==> flow/design.v <==
`timescale 1ns / 1ps
module Contador_Comparador(
	input	clk, rst,
	input enable,
	output reg iguales	
	);
reg [25:0] CuentaCada20ns;
always @ (posedge rst or posedge clk) 
	begin
	  if (rst) CuentaCada20ns <= 0;  
	  else if (iguales) CuentaCada20ns <= 0;
			else if (enable) CuentaCada20ns <= CuentaCada20ns +1;
			else CuentaCada20ns <= CuentaCada20ns;
	end
always @(CuentaCada20ns)
	begin
		if (CuentaCada20ns == 5_000) 
			iguales = 'b1; 
		else iguales = 0;
end
endmodule
`timescale 1ns / 1ps
module Debouncer(
    input Clock,
    input Reset,
    input Switch,
    output reg One_Shot,
	 output reg Sw_Clean
    );
	 parameter [2:0] Ini  = 'b000;
	 parameter [2:0] Shot = 'b001;
	 parameter [2:0] Off1 = 'b011;
	 parameter [2:0] Sw_1 = 'b010;
	 parameter [2:0] Off2 = 'b110;
	 wire Delay_End;
	 reg [2:0] Status;
	 always @ (posedge Reset, posedge Clock)
		begin
			if (Reset)
				Status <= Ini;
			else
				case (Status)
					Ini: if (Switch)
						Status <= Shot;
					else
						Status <= Ini; 
					Shot: Status <= Off1;
					Off1: if (Delay_End)
						Status <= Sw_1;
					else
						Status <= Off1;
					Sw_1: if (~Switch)
						Status <= Off2;
					else
						Status <= Sw_1;
					Off2: if (Delay_End)
						Status <= Ini;
					else
						Status <= Off2;
					default: Status <= Ini;
				endcase
		end
	always @ (Status)
		begin
			case (Status)
				Ini:  begin One_Shot = 'b0; Sw_Clean = 'b0; end
				Shot: begin One_Shot = 'b1; Sw_Clean = 'b0; end
				Off1: begin One_Shot = 'b0; Sw_Clean = 'b1; end
				Sw_1: begin One_Shot = 'b0; Sw_Clean = 'b0; end
				Off2: begin One_Shot = 'b0; Sw_Clean = 'b1; end
				default: begin One_Shot = 'b0; Sw_Clean = 'b0; end
			endcase
		end
	Contador_Comparador CC(.clk(Clock), .rst(Reset), .enable(Switch), .iguales(Delay_End));
endmodule
`timescale 1ns / 1ps
module MaquinaEstados(
	input A,
	input B,
	input clk,
	input reset,
	output reg inc,
	output reg dec
);
parameter espera = 'b0000;
parameter a_0    = 'b0001; 
parameter a_1    = 'b0010; 
parameter b_0    = 'b0011; 
parameter b_1    = 'b0100; 
reg [2:0] estado;
always @ (posedge clk, posedge reset)
begin
	if(reset)
		estado <= 0;
	else
	begin
		case(estado)
		espera:
		begin
			if(A == 1 && B == 0) estado <= a_0;
			else if(B == 1 && A == 0) estado <= b_0;
		end
		a_0:
		begin
			if(B)	estado <= a_1;
		end
		b_0:
		begin
			if(A) estado <= b_1;
		end
		a_1:
		begin
			estado <= espera;
		end
		b_1:
		begin
			estado <= espera;
		end
		default:	estado <= espera;
		endcase
	end
end
always @ (estado)
begin
	case(estado)
	espera:
	begin
		inc = 0;
		dec = 0;
	end
	a_0:
	begin
		inc = 0;
		dec = 0;
	end
	b_0:
	begin
		inc = 0;
		dec = 0;
	end
	a_1:
	begin
		inc = 1;
		dec = 0;
	end
	b_1:
	begin
		inc = 0;
		dec = 1;
	end
	default:
	begin
		inc = 0;
		dec = 0;
	end
	endcase
end
endmodule
`timescale 1ns / 1ps
module SumadorRotary #(parameter [11:0] resetValue = 12'd0)(
	input clk,
	input reset,
	input inc,
	input dec,
	output reg [15:0] result
    );
parameter increase = 15;
	always @ (posedge reset or posedge clk)
		begin
		if(reset) result <= resetValue;
		else if(inc)
		begin
			result <= result+increase;
		end
		else if(dec)
		begin
				result <= result-increase;
		end
		end
endmodule
`timescale 1ns / 1ps
module RotaryEncoders #(parameter [11:0] resetValue = 12'd0)(
	input clk,
	input reset,
	input LeftA,
	input LeftB,
	input RightA,
	input RightB,
	output [15:0] result,
	output [15:0] result2,
	output moved		 
    );
	 wire LeftA_shot;
	 wire LeftB_shot;
	 wire RightA_shot;
	 wire RightB_shot;
	 wire increase;
	 wire decrease;
	 wire [15:0] res;
	 wire increase2;
	 wire decrease2;
	 wire [15:0] res2;
	 Debouncer deb1(.Clock(clk), .Reset(reset), .Switch(LeftA), .Sw_Clean(LeftA_shot));
	 Debouncer deb2(.Clock(clk), .Reset(reset), .Switch(LeftB), .Sw_Clean(LeftB_shot));
	 MaquinaEstados maquina1(.A(LeftA_shot), .B(LeftB_shot), .clk(clk), .reset(reset), .inc(increase), .dec(decrease));
	 SumadorRotary #(resetValue) sumador(.clk(clk), .reset(reset), .inc(increase), .dec(decrease), .result(res));
	 Debouncer deb4(.Clock(clk), .Reset(reset), .Switch(RightA), .Sw_Clean(RightA_shot));
	 Debouncer deb3(.Clock(clk), .Reset(reset), .Switch(RightB), .Sw_Clean(RightB_shot));
	 MaquinaEstados maquina2(.A(RightA_shot), .B(RightB_shot), .clk(clk), .reset(reset), .inc(increase2), .dec(decrease2));
	 SumadorRotary #(resetValue) sumador2(.clk(clk), .reset(reset), .inc(increase2), .dec(decrease2), .result(res2));
	 assign result = res;
	 assign result2 = res2;
	 assign moved = increase | decrease | increase2 | decrease2;
endmodule
`timescale 1ns / 1ps
module clockdiv(
	input wire clk,		 
	input wire clr,		 
	output wire dclk,		 
	output wire segclk	 
	);
reg [16:0] q;
always @(posedge clk or posedge clr)
begin
	if (clr == 1)
		q <= 0;
	else
		q <= q + 1;
end
assign segclk = q[16];
assign dclk = q[0];
endmodule
`timescale 1ns / 1ps
module vga640x480(
	input wire clk,			      
	input wire pix_en,		      
	input wire moved,		      
	input wire clr,	           
	input [15:0] posx,
	input [15:0] posy,
	input [15:0] posx2,
	input [15:0] posy2,
	output wire hsync,		  
	output wire vsync,		 
	output reg[2:0] red,	      
	output reg[2:0] green,    
	output reg[1:0] blue,	    
	output [3:0] score1,
	output [3:0] score2
	);
parameter cursor_width  = 20;
parameter cursor_height = 20;
parameter ball_size = 10;
reg [15:0] ball_x;
reg [15:0] ball_y;
localparam [6:0] cursor_size_player1 = 20;
localparam [6:0] cursor_size_player2 = 20;
reg [3:0] player1_score;
reg [3:0] player2_score;
reg [7:0] player1_color;
reg [7:0] player2_color;
parameter hpixels  = 800;        
parameter vlines   = 521;       
parameter hpulse   = 96; 	    
parameter vpulse   = 2; 	   
parameter hbp      = 144; 	  
parameter hfp      = 784; 	 
parameter vbp      = 31;   
parameter vfp      = 511; 
reg [9:0] hc;
reg [9:0] vc;
always @(posedge clk or posedge clr)
begin
	if (clr == 1)
	begin
		hc <= 0;
		vc <= 0;
	end
	else if (pix_en)
	begin
		if (hc < hpixels - 1)
			hc <= hc + 1;
		else
		begin
			hc <= 0;
			if (vc < vlines - 1)
				vc <= vc + 1;
			else
				vc <= 0;
		end
	end
end
assign hsync = (hc < hpulse) ? 0:1;
assign vsync = (vc < vpulse) ? 0:1;
reg printH_player1;
reg printV_player1;
reg printH_ball;
reg printV_ball;
reg printH_player2;
reg printV_player2;
always @*
begin
	printV_player1 = (vc > vbp + posy && vc < vbp + posy + cursor_size_player1);
	printV_player2 = (vc > vbp + posy2 && vc < vbp + posy2 + cursor_size_player2);
	printV_ball    = (vc > vbp + ball_y && vc < vbp + ball_y + ball_size);
end
always @*
begin
	printH_player1 = (hc > hbp + posx && hc < hbp + posx + cursor_size_player1);
	printH_player2 = (hc > hbp + posx2 && hc < hbp + posx2 + cursor_size_player2);
	printH_ball    = (hc > hbp + ball_x && hc < hbp + ball_x + ball_size);
end
always @ (printH_player1, printV_player1, printH_player2, printV_player2, printH_ball, printV_ball, player1_color, player2_color)
begin
	if(printH_player1 && printV_player1 && printH_ball && printV_ball && printH_player2 && printV_player2)
	begin
		red = 3'b101;
		green = 3'b110;
		blue = 2'b01;
	end
	else if(printH_player1 && printV_player1)
	begin
		red = player1_color[7:5];
		green = player1_color[4:2];
		blue = player1_color[1:0];
	end
	else if(printH_player2 && printV_player2)
	begin
		red = player2_color[7:5];
		green = player2_color[4:2];
		blue = player2_color[1:0];
	end
	else if(printH_ball && printV_ball)
	begin
		red = 3'b001;
		green = 3'b111;
		blue = 2'b01;
	end
	else
	begin
		red = 3'b000;
		green = 3'b000;
		blue = 2'b00;
	end
end
reg [8:0] random;
always @(posedge clk or posedge clr)
begin
	if (clr == 1)
		random <= 0;
	else if (pix_en)
	begin
		if (random == 400)
			random <= 0;
		else
			random <= random + 1'b1;
	end
end
reg moved_q;
always @(posedge clk or posedge clr)
begin
	if (clr == 1)
	begin
		moved_q <= 0;
		ball_x <= 300;
		ball_y <= 300;
		player1_score <= 0;
		player2_score <= 0;
		player1_color <= 8'b11100110;
		player2_color <= 8'b00101011;
	end
	else
	begin
		moved_q <= moved;
		if (moved_q)
		begin
			if((ball_x >= posx && ball_x <= posx + cursor_size_player1) && (ball_y >= posy && ball_y <= posy + cursor_size_player1))
			begin
				ball_x <= random[8:0] ;
				ball_y <= random[8:0] ;
				player1_score <= player1_score + 1;
				player1_color <= player1_color+1;
			end
			else if((ball_x >= posx2 && ball_x <= posx2 + cursor_size_player2) && (ball_y >= posy2 && ball_y <= posy2 + cursor_size_player2))
			begin
				ball_x <= random[8:0] ;
				ball_y <= random[8:0] ;
				player2_score <= player2_score + 1;
				player2_color <= player2_color+1;
			end
		end
	end
end
assign score1 = player1_score;
assign score2 = player2_score;
endmodule
`timescale 1ns / 1ps
module nCounter #(parameter integer limit=2, parameter busSize = 4)(
    input clk, enable, rst,
    output reg [busSize-1:0] count,
	 output reg overflow
    );
	 always @ (posedge rst, posedge clk)
	 begin
		if(rst)
		begin
			count<='b0;
			overflow <= 0;
		end
		else
		begin
		overflow <= 0;
		if(count == limit)  
			begin
				count<='b0;
				overflow <= 1;
			end
		else if(enable)
			count<=count+'b1;
		end
	 end
endmodule
`timescale 1ns / 1ps
module Timer #(parameter busSize = 26, parameter binTime = 50_000_000)(
    input clk, enable, rst,
    output reg toggle
    );
	 reg [busSize-1:0] localCount;
	 reg [busSize-1:0] limit;
	always @ (posedge rst, posedge clk) 
	begin
		if (rst) begin localCount <= 0; limit <= binTime; end
		else if (toggle) localCount <= 0;
		else if (enable) localCount <= localCount +1;
	end
	always @ (limit, localCount) 
	begin
		if (localCount == limit) toggle = 'b1; 
		else toggle = 'b0;
	end
endmodule
`timescale 1ns / 1ps
module Mux4_4(
    input [3:0] numA,
	 input [3:0] numB,
	 input [3:0] numC,
	 input [3:0] numD,
    input [1:0] sw,
    output [3:0] out
    );
	 assign out = (sw[0] == 1) ? (sw[1] == 1 ? numD : numB) : (sw[1] == 1 ? numC : numA);
endmodule
`timescale 1ns / 1ps
module bin_to_hex(
    input w,
    input x,
    input y,
    input z,
    output [6:0] num
    );
		assign num[6]= (~w&~x&~y&z)| (~w&x&~y&~z)| (w&x&~y&z)| (w&~x&y&z);
		assign num[5]= (w&x&y&z)| (w&x&y&~z)| (w&x&~y&~z)| (w&~x&y&z)|(~w&x&y&~z)|(~w&x&~y&z);
		assign num[4]= (~w&~x&y&~z)| (w&x&~y&~z)| (w&x&y);
		assign num[3]= (x&y&z)| (~x&~y&z)| (w&~x&y&~z)| (~w&x&~y&~z);
		assign num[2]= (~w&z)| (~x&~y&z)| (~w&x&~y);
		assign num[1] = (~w&~x&~y&z)| (~w&~x&y&z)| (~w&~x&y&~z)| (~w&x&y&z)| (w&x&~y&z);
		assign num[0]= (~w&~x&~y)| (~w&x&y&z)| (w&x&~y&~z);
endmodule
`timescale 1ns / 1ps
module Display(
	 input clk,
	 input rst,
	 input [3:0]A, 
	 input [3:0]B, 
	 input [3:0]C, 
	 input [3:0]D,
    output [6:0] numOut,
    output [3:0] transistor
    );
	 wire tggl;
	 wire [1:0] switcher;
	 wire [3:0] currentNumber;
	 Timer #(22, 250_000) dispTimer(.clk(clk), .enable(1'b1), .rst(rst), .toggle(tggl));  
	 nCounter #(4, 2) switch(.clk(clk),.count(switcher), .enable(tggl), .rst(rst), .overflow());  
	 Mux4_4 numbers(.sw(switcher), .numA(D), .numB(C), .numC(B), .numD(A), .out(currentNumber));
	 Mux4_4 oneCold(.sw(switcher), .numA(4'b0111), .numB(4'b1011), .numC(4'b1101), .numD(4'b1110), .out(transistor));
	 bin_to_hex converter(.w(currentNumber[3]),.x(currentNumber[2]),.y(currentNumber[1]),.z(currentNumber[0]), .num(numOut));	 
endmodule
`timescale 1ns / 1ps
module SuperBallPickupMasterRotaryChampionDeluxe5(
	input LeftA,
	input LeftB,
	input RightA,
	input RightB,
	input LeftA2,
	input LeftB2,
	input RightA2,
	input RightB2,
	input wire clk,			 
	input wire reset,			 
	output wire [6:0] seg,	 
	output wire [3:0] an,	 
	output wire dp,			 
	output wire [2:0] red,	 
	output wire [2:0] green, 
	output wire [1:0] blue,	 
	output wire hsync,		 
	output wire vsync,			 
	output resetOut
	);
wire segclk;
wire dclk;
assign dp = 1;
wire [15:0] posx;
wire [15:0] posy;
wire [15:0] posx2;
wire [15:0] posy2;
wire moved1;
wire moved2;
RotaryEncoders #(12'd100) rot(.clk(clk),.reset(reset), .LeftA(LeftA),.LeftB(LeftB),.RightA(RightA),.RightB(RightB),.result(posx),.result2(posy),.moved(moved1));
RotaryEncoders #(12'd400) rot2(.clk(clk),.reset(reset), .LeftA(LeftA2),.LeftB(LeftB2),.RightA(RightA2),.RightB(RightB2),.result(posx2),.result2(posy2),.moved(moved2));
clockdiv U1(.clk(clk),.clr(reset),.segclk(segclk),.dclk(dclk));
wire [3:0] score1;
wire [3:0] score2;
vga640x480 U3(.clk(clk),.pix_en(~dclk),.moved(moved1 | moved2),.clr(reset),.hsync(hsync),.vsync(vsync), .posx(posx), .posy(posy),  .posx2(posx2), .posy2(posy2), .red(red),.green(green),.blue(blue),.score1(score1),.score2(score2));
Display outputDisp(.clk(clk),.rst(reset),.A(4'b0001),.B(score1),.C(4'b0010),.D(score2),.numOut(seg),.transistor(an));
assign resetOut = reset;
endmodule
Reports on SuperBallPickupMasterRotaryChampionDeluxe5
The steps from the RTL of SuperBallPickupMasterRotaryChampionDeluxe5 to its reports follow in flow order. Lines are those of the file above, counted from 1. Operators carry their Yosys type and port widths (W data, S select, Z words). Library cell names are shortened. Not given: --

Top: SuperBallPickupMasterRotaryChampionDeluxe5. Clock input: clk. Library: sky130hd. Corner: tt_025C_1v80.

After elaboration
Source: Yosys, flattened and elaborated, memories not mapped. Widths are those after wreduce. Registers that Yosys merges into a memory's read port (data or address) are not register bits. Print and check cells do not count.

Bits of input ports: 10. For register bits after elaboration the number is 419. The figure for output and inout bits is 23.

Add/subtract/negate cells: 42. Under bitwise logic cells stands 72. Reductions and logical operators: 68. Mux-type cells: 135. Equal/unequal tests: 70. Under magnitude comparators stands 24.

Operators with widths (count): $mux W26 (16); $add A26 B1 Y26 const B (8); $eq A26 B13 Y1 const B (8); $gt A10 B32 Y1 (6); $lt A10 B32 Y1 (6); $mux W16 (10); $add A32 B5 Y32 const B (4); $mux W3 (40); $pmux W3 S5 (8); $eq A3 B2 Y1 const B (24); $ge A16 B16 Y1 (4); $le A16 B16 Y1 (4); $add A16 B4 Y16 const B (4); $sub A16 B4 Y16 const B (4); $add A16 B5 Y16 const B (4); $add A32 B4 Y32 const B (2); $add A5 B16 Y17 const A (3); $add A8 B16 Y17 const A (3); $mux W1 (45); $eq A3 B1 Y1 const B (12); $eq A3 B3 Y1 const B (12); $logic_not A3 Y1 (12); $pmux W3 S3 (4); $and A1 B1 Y1 (29); $or A1 B1 Y1 (28); $logic_and A1 B1 Y1 (27); $reduce_bool A2 Y1 (13); $add A22 B1 Y22 const B (1).

Other operator kinds: 22; their cells: 70.

Logic depth
Longest topological path by Yosys (ltp), each cell counted once; first at word level (registers and memories cut), then after technology mapping (sequential cells cut; the memories' decode and read muxes count).

The entry for word-level depth reads 10. The entry for ABC_AREA reads 0. The entry for gate-level depth with buffers reads 19. Under depth with buffers taken out stands 18.

Netlist
Yosys stat after the flow's synthesis: flattened, memories mapped to cells. It holds for the ABC_AREA given above (unset counts as 0); a run with the other value may have another netlist. The area totals of this step are shown rounded.

Cell types (count): dfrtp_1 (383); ha_1 (296); xnor2_1 (264); xor2_1 (148); nand2_1 (260); dfstp_2 (37); nor2_1 (247); o21ai_0 (149); inv_1 (179); nand3_1 (134); nand4_1 (99); a21oi_1 (119); and3_1 (77); a21o_1 (46); nor4_1 (54); nor3_1 (66); clkbuf_1 (71); nor2b_1 (37).

Not listed: further types 72, cells in them 420.

For mapped flip-flops the number is 420. For cells in the netlist the number is 3086. The entry for sequential part of the area reads 0.0106 mm^2. Buffer cells: 78. The entry for cell area after synthesis reads 0.0285 mm^2.

By module: a second synthesis without flattening, with its own total; a netlist apart from the flattened one above.

The figure for cells (unflattened synthesis) is 3295. Under area (unflattened synthesis) stands 0.0316 mm^2.

Rows give one instance, submodules left out.

By module: vga640x480 (times used 1, area 0.0108 mm^2, cells 1320, sequential area 0.00159 mm^2); Contador_Comparador (times used 8, area 0.00135 mm^2, cells 122, sequential area 0.000651 mm^2); SumadorRotary #(resetValue=100) (times used 2, area 0.00132 mm^2, cells 147, sequential area 0.000404 mm^2); SumadorRotary #(resetValue=400) (times used 2, area 0.00132 mm^2, cells 147, sequential area 0.000404 mm^2); Debouncer (times used 8, area 0.000185 mm^2, cells 14, sequential area 0.000126 mm^2); Timer (times used 1, area 0.00112 mm^2, cells 108, sequential area 0.000551 mm^2); MaquinaEstados (times used 4, area 0.000203 mm^2, cells 17, sequential area 0.000126 mm^2); clockdiv (times used 1, area 0.000764 mm^2, cells 63, sequential area 0.000425 mm^2); bin_to_hex (times used 1, area 0.000235 mm^2, cells 34, sequential area 0 mm^2); Mux4_4 (times used 2, area 0.000105 mm^2, cells 4, sequential area 0 mm^2); nCounter (times used 1, area 0.0000863 mm^2, cells 8, sequential area 0.00005 mm^2); SuperBallPickupMasterRotaryChampionDeluxe5 (times used 1, area 0.0000325 mm^2, cells 6, sequential area 0 mm^2); RotaryEncoders #(resetValue=100) (times used 1, area 0.0000075 mm^2, cells 1, sequential area 0 mm^2); RotaryEncoders #(resetValue=400) (times used 1, area 0.0000075 mm^2, cells 1, sequential area 0 mm^2); Display (times used 1, area 0.0000075 mm^2, cells 2, sequential area 0 mm^2).

Worst setup path after synthesis
Source: OpenSTA report_checks on the synthesized netlist (no wires, ideal clock, input and output delay 20% of the period each), path of least setup slack; recovery checks are left aside. Register names are those of the netlist, which keeps one name where synthesis merged equal registers.

Path type: input to output. From: input reset. To: output resetOut. The entry for data arrival time reads 4.119 ns. The figure for data required time is 16.000 ns. Setup slack: 11.881 ns. Input delay: 4.000 ns. Path delay: 0.119 ns. The entry for path buffers reads 1. Under output delay stands 4.000 ns. The entry for period reads 20.0 ns. The entry for stages reads 1. For synthesis period reached the number is 8.119 ns.

"path delay" is the arrival time less input delay plus setup time. At an output port there is no setup time. "stages" counts driving pins, that of a launching flip-flop among them; a cell with two outputs on the path counts twice. "synthesis period reached" = period - worst setup slack (recovery checks aside). The figure is calculated, with input and output delays left at 20% of the set period.

Cells stage by stage: buf_4. Under length of the longest elaborated chain stands 0. Elaborated cells between the ends (all ways): 0.

RTL lines, path post-synthesis: start, declared (line 500) `input wire reset,`; end, declared (line 509) `output resetOut`.

Worst path after layout
Path of least setup slack in the final report of job 1 (OpenROAD, finished layout, wires in). Where an end is a register, its clock arrival counts in the times.

Path type: register to output. From: register rot.sumador2.result[2]. To: output red[0]. The entry for path buffers reads 4. The entry for period reads 5.73 ns. Under output delay stands 1.15 ns. The entry for data arrival time reads 4.84 ns. The entry for stages reads 17. The figure for data required time is 4.58 ns. Setup slack: -0.26 ns.

The rows between start and end are the longest chain of elaborated cells between them; the timing report does not say that the signal goes this way. Where chains are equally long, one stands for them. A line is the first line of the expression or statement that the cell stems from. Yosys adds cells for indexed reads and writes and turns some case tables into memories. A register here has more assigning lines than the two given.

Cells stage by stage: dfstp_2 > buf_4 > buf_6 > or4_4 > a21oi_1 > o311ai_4 > nor4_1 > xor2_1 > ha_1 > a21oi_1 > o21ai_1 > o211ai_1 > nand3_2 > buf_12 > mux2_2 > a221o_1 > buf_2. Under length of the longest elaborated chain stands 10. Elaborated cells between the ends (all ways): 12.

RTL lines, path after layout: start, declared (line 165) `output reg [15:0] result`; start, assigned (line 170) `if(reset) result <= resetValue;`; start, assigned (line 173) `result <= result+increase;`; $add A5 B16 Y17 (line 303) `printV_player1 = (vc > vbp + posy && vc < vbp + posy + cursor_size_player1);`; $add A32 B5 Y32 (line 303); $lt A10 B32 Y1 (line 303); $logic_and A1 B1 Y1 (line 303); $logic_and A1 B1 Y1 x5 (line 315) `if(printH_player1 && printV_player1 && printH_ball && printV_ball && printH_player2 && printV_player2)`; $mux W3 (line 315); end, declared (line 504) `output wire [2:0] red,`.

Data sheet: physical implementation of SuperBallPickupMasterRotaryChampionDeluxe5

Below are 3 stored runs of the flow (Yosys, OpenROAD; platform sky130hd) on SuperBallPickupMasterRotaryChampionDeluxe5, each with its settings and what was measured, unordered. Constraints: input delay and output delay 20% of the set period each, output load 0.01 pF. "time on the worst setup path" is the time allowed to the run's worst setup path (the clock period less input and output delay, where it has them) less its slack. Clock arrival times count: a late capture clock shortens it, a late launch clock lengthens it. "total power of the final layout": no workload was simulated; the value follows from the tool's default switching activity. The measured numbers are rounded.

Files of job 1:
==> flow/run.sh <==
#!/bin/bash
# the make line also repeats the synthesis and layout settings of config.mk as NAME=value (left out here)
make -C /OpenROAD-flow-scripts/flow DESIGN_CONFIG=/design/flow/config.mk WORK_HOME=/design/flow/orfs CLKGATE_MAP_FILE= finish
==> flow/config.mk <==
export PLATFORM = sky130hd
export DESIGN_NAME = SuperBallPickupMasterRotaryChampionDeluxe5
export DESIGN_NICKNAME = SuperBallPickupMasterRotaryChampionDeluxe5
export VERILOG_FILES = /design/flow/design.v
export SDC_FILE = /design/flow/constraint.sdc
export NUM_CORES = 4
export LEC_CHECK = 0
export ABC_AREA = 0
export CAP_MARGIN = 20
export CORE_ASPECT_RATIO = 1.78
export CORE_MARGIN = 2
export CORE_UTILIZATION = 40
export CTS_CLUSTER_DIAMETER = 88
export GPL_TIMING_DRIVEN = 0
export MAX_ROUTING_LAYER = met4
export MIN_ROUTING_LAYER = met1
export PLACE_DENSITY = 0.8
export SETUP_SLACK_MARGIN = 0.46
export SLEW_MARGIN = 10
==> flow/constraint.sdc <==
create_clock -name core_clock -period 5.73 [get_ports {clk}]
set_input_delay 1.1460 -clock core_clock [delete_from_list [all_inputs] [get_ports {clk}]]
set_output_delay 1.1460 -clock core_clock [all_outputs]
set_load 0.01 [all_outputs]

Results of job 1. The synthesis area is 0.0285 mm^2. The total die area comes to 0.0736 mm^2. For the utilization after routing the run shows 46.7%. The worst setup slack after layout is -0.257 ns. The total power of the final layout stands at 7010 uW. The time on the worst setup path comes to 4.84 ns. Worst setup path type: register to output.

Files of job 2:
==> flow/run.sh <==
#!/bin/bash
# the make line also repeats the synthesis and layout settings of config.mk as NAME=value (left out here)
make -C /OpenROAD-flow-scripts/flow DESIGN_CONFIG=/design/flow/config.mk WORK_HOME=/design/flow/orfs CLKGATE_MAP_FILE= finish
==> flow/config.mk <==
export PLATFORM = sky130hd
export DESIGN_NAME = SuperBallPickupMasterRotaryChampionDeluxe5
export DESIGN_NICKNAME = SuperBallPickupMasterRotaryChampionDeluxe5
export VERILOG_FILES = /design/flow/design.v
export SDC_FILE = /design/flow/constraint.sdc
export NUM_CORES = 4
export LEC_CHECK = 0
export ABC_AREA = 1
export CAP_MARGIN = 20
export CELL_PAD_IN_SITES_GLOBAL_PLACEMENT = 1
export CORE_ASPECT_RATIO = 0.69
export CORE_MARGIN = 7
export CORE_UTILIZATION = 40
export MAX_ROUTING_LAYER = met4
export SLEW_MARGIN = 20
==> flow/constraint.sdc <==
create_clock -name core_clock -period 20.0 [get_ports {clk}]
set_input_delay 4.0000 -clock core_clock [delete_from_list [all_inputs] [get_ports {clk}]]
set_output_delay 4.0000 -clock core_clock [all_outputs]
set_load 0.01 [all_outputs]

Results of job 2. The synthesis area is 0.0309 mm^2. The total die area comes to 0.0854 mm^2. For the utilization after routing the run shows 44.9%. The worst setup slack after layout is 10.7 ns. The total power of the final layout stands at 2160 uW. The time on the worst setup path comes to 5.31 ns. Worst setup path type: register to output.

Files of job 3:
==> flow/run.sh <==
#!/bin/bash
# the make line also repeats the synthesis and layout settings of config.mk as NAME=value (left out here)
make -C /OpenROAD-flow-scripts/flow DESIGN_CONFIG=/design/flow/config.mk WORK_HOME=/design/flow/orfs CLKGATE_MAP_FILE= finish
==> flow/config.mk <==
export PLATFORM = sky130hd
export DESIGN_NAME = SuperBallPickupMasterRotaryChampionDeluxe5
export DESIGN_NICKNAME = SuperBallPickupMasterRotaryChampionDeluxe5
export VERILOG_FILES = /design/flow/design.v
export SDC_FILE = /design/flow/constraint.sdc
export NUM_CORES = 4
export LEC_CHECK = 0
export ABC_AREA = 1
export CAP_MARGIN = 20
export CELL_PAD_IN_SITES_GLOBAL_PLACEMENT = 3
export CORE_ASPECT_RATIO = 1.35
export CORE_MARGIN = 5
export CORE_UTILIZATION = 27
export HOLD_SLACK_MARGIN = 0.09
export MIN_ROUTING_LAYER = met2
export PLACE_DENSITY_LB_ADDON = 0.12
export SETUP_SLACK_MARGIN = -0.6
export SLEW_MARGIN = 20
==> flow/constraint.sdc <==
create_clock -name core_clock -period 12.7 [get_ports {clk}]
set_input_delay 2.5400 -clock core_clock [delete_from_list [all_inputs] [get_ports {clk}]]
set_output_delay 2.5400 -clock core_clock [all_outputs]
set_load 0.01 [all_outputs]

Results of job 3. The synthesis area is 0.0309 mm^2. The total die area comes to 0.121 mm^2. For the utilization after routing the run shows 30.6%. The worst setup slack after layout is 5.12 ns. The total power of the final layout stands at 3440 uW. The time on the worst setup path comes to 5.04 ns. Worst setup path type: register to output.
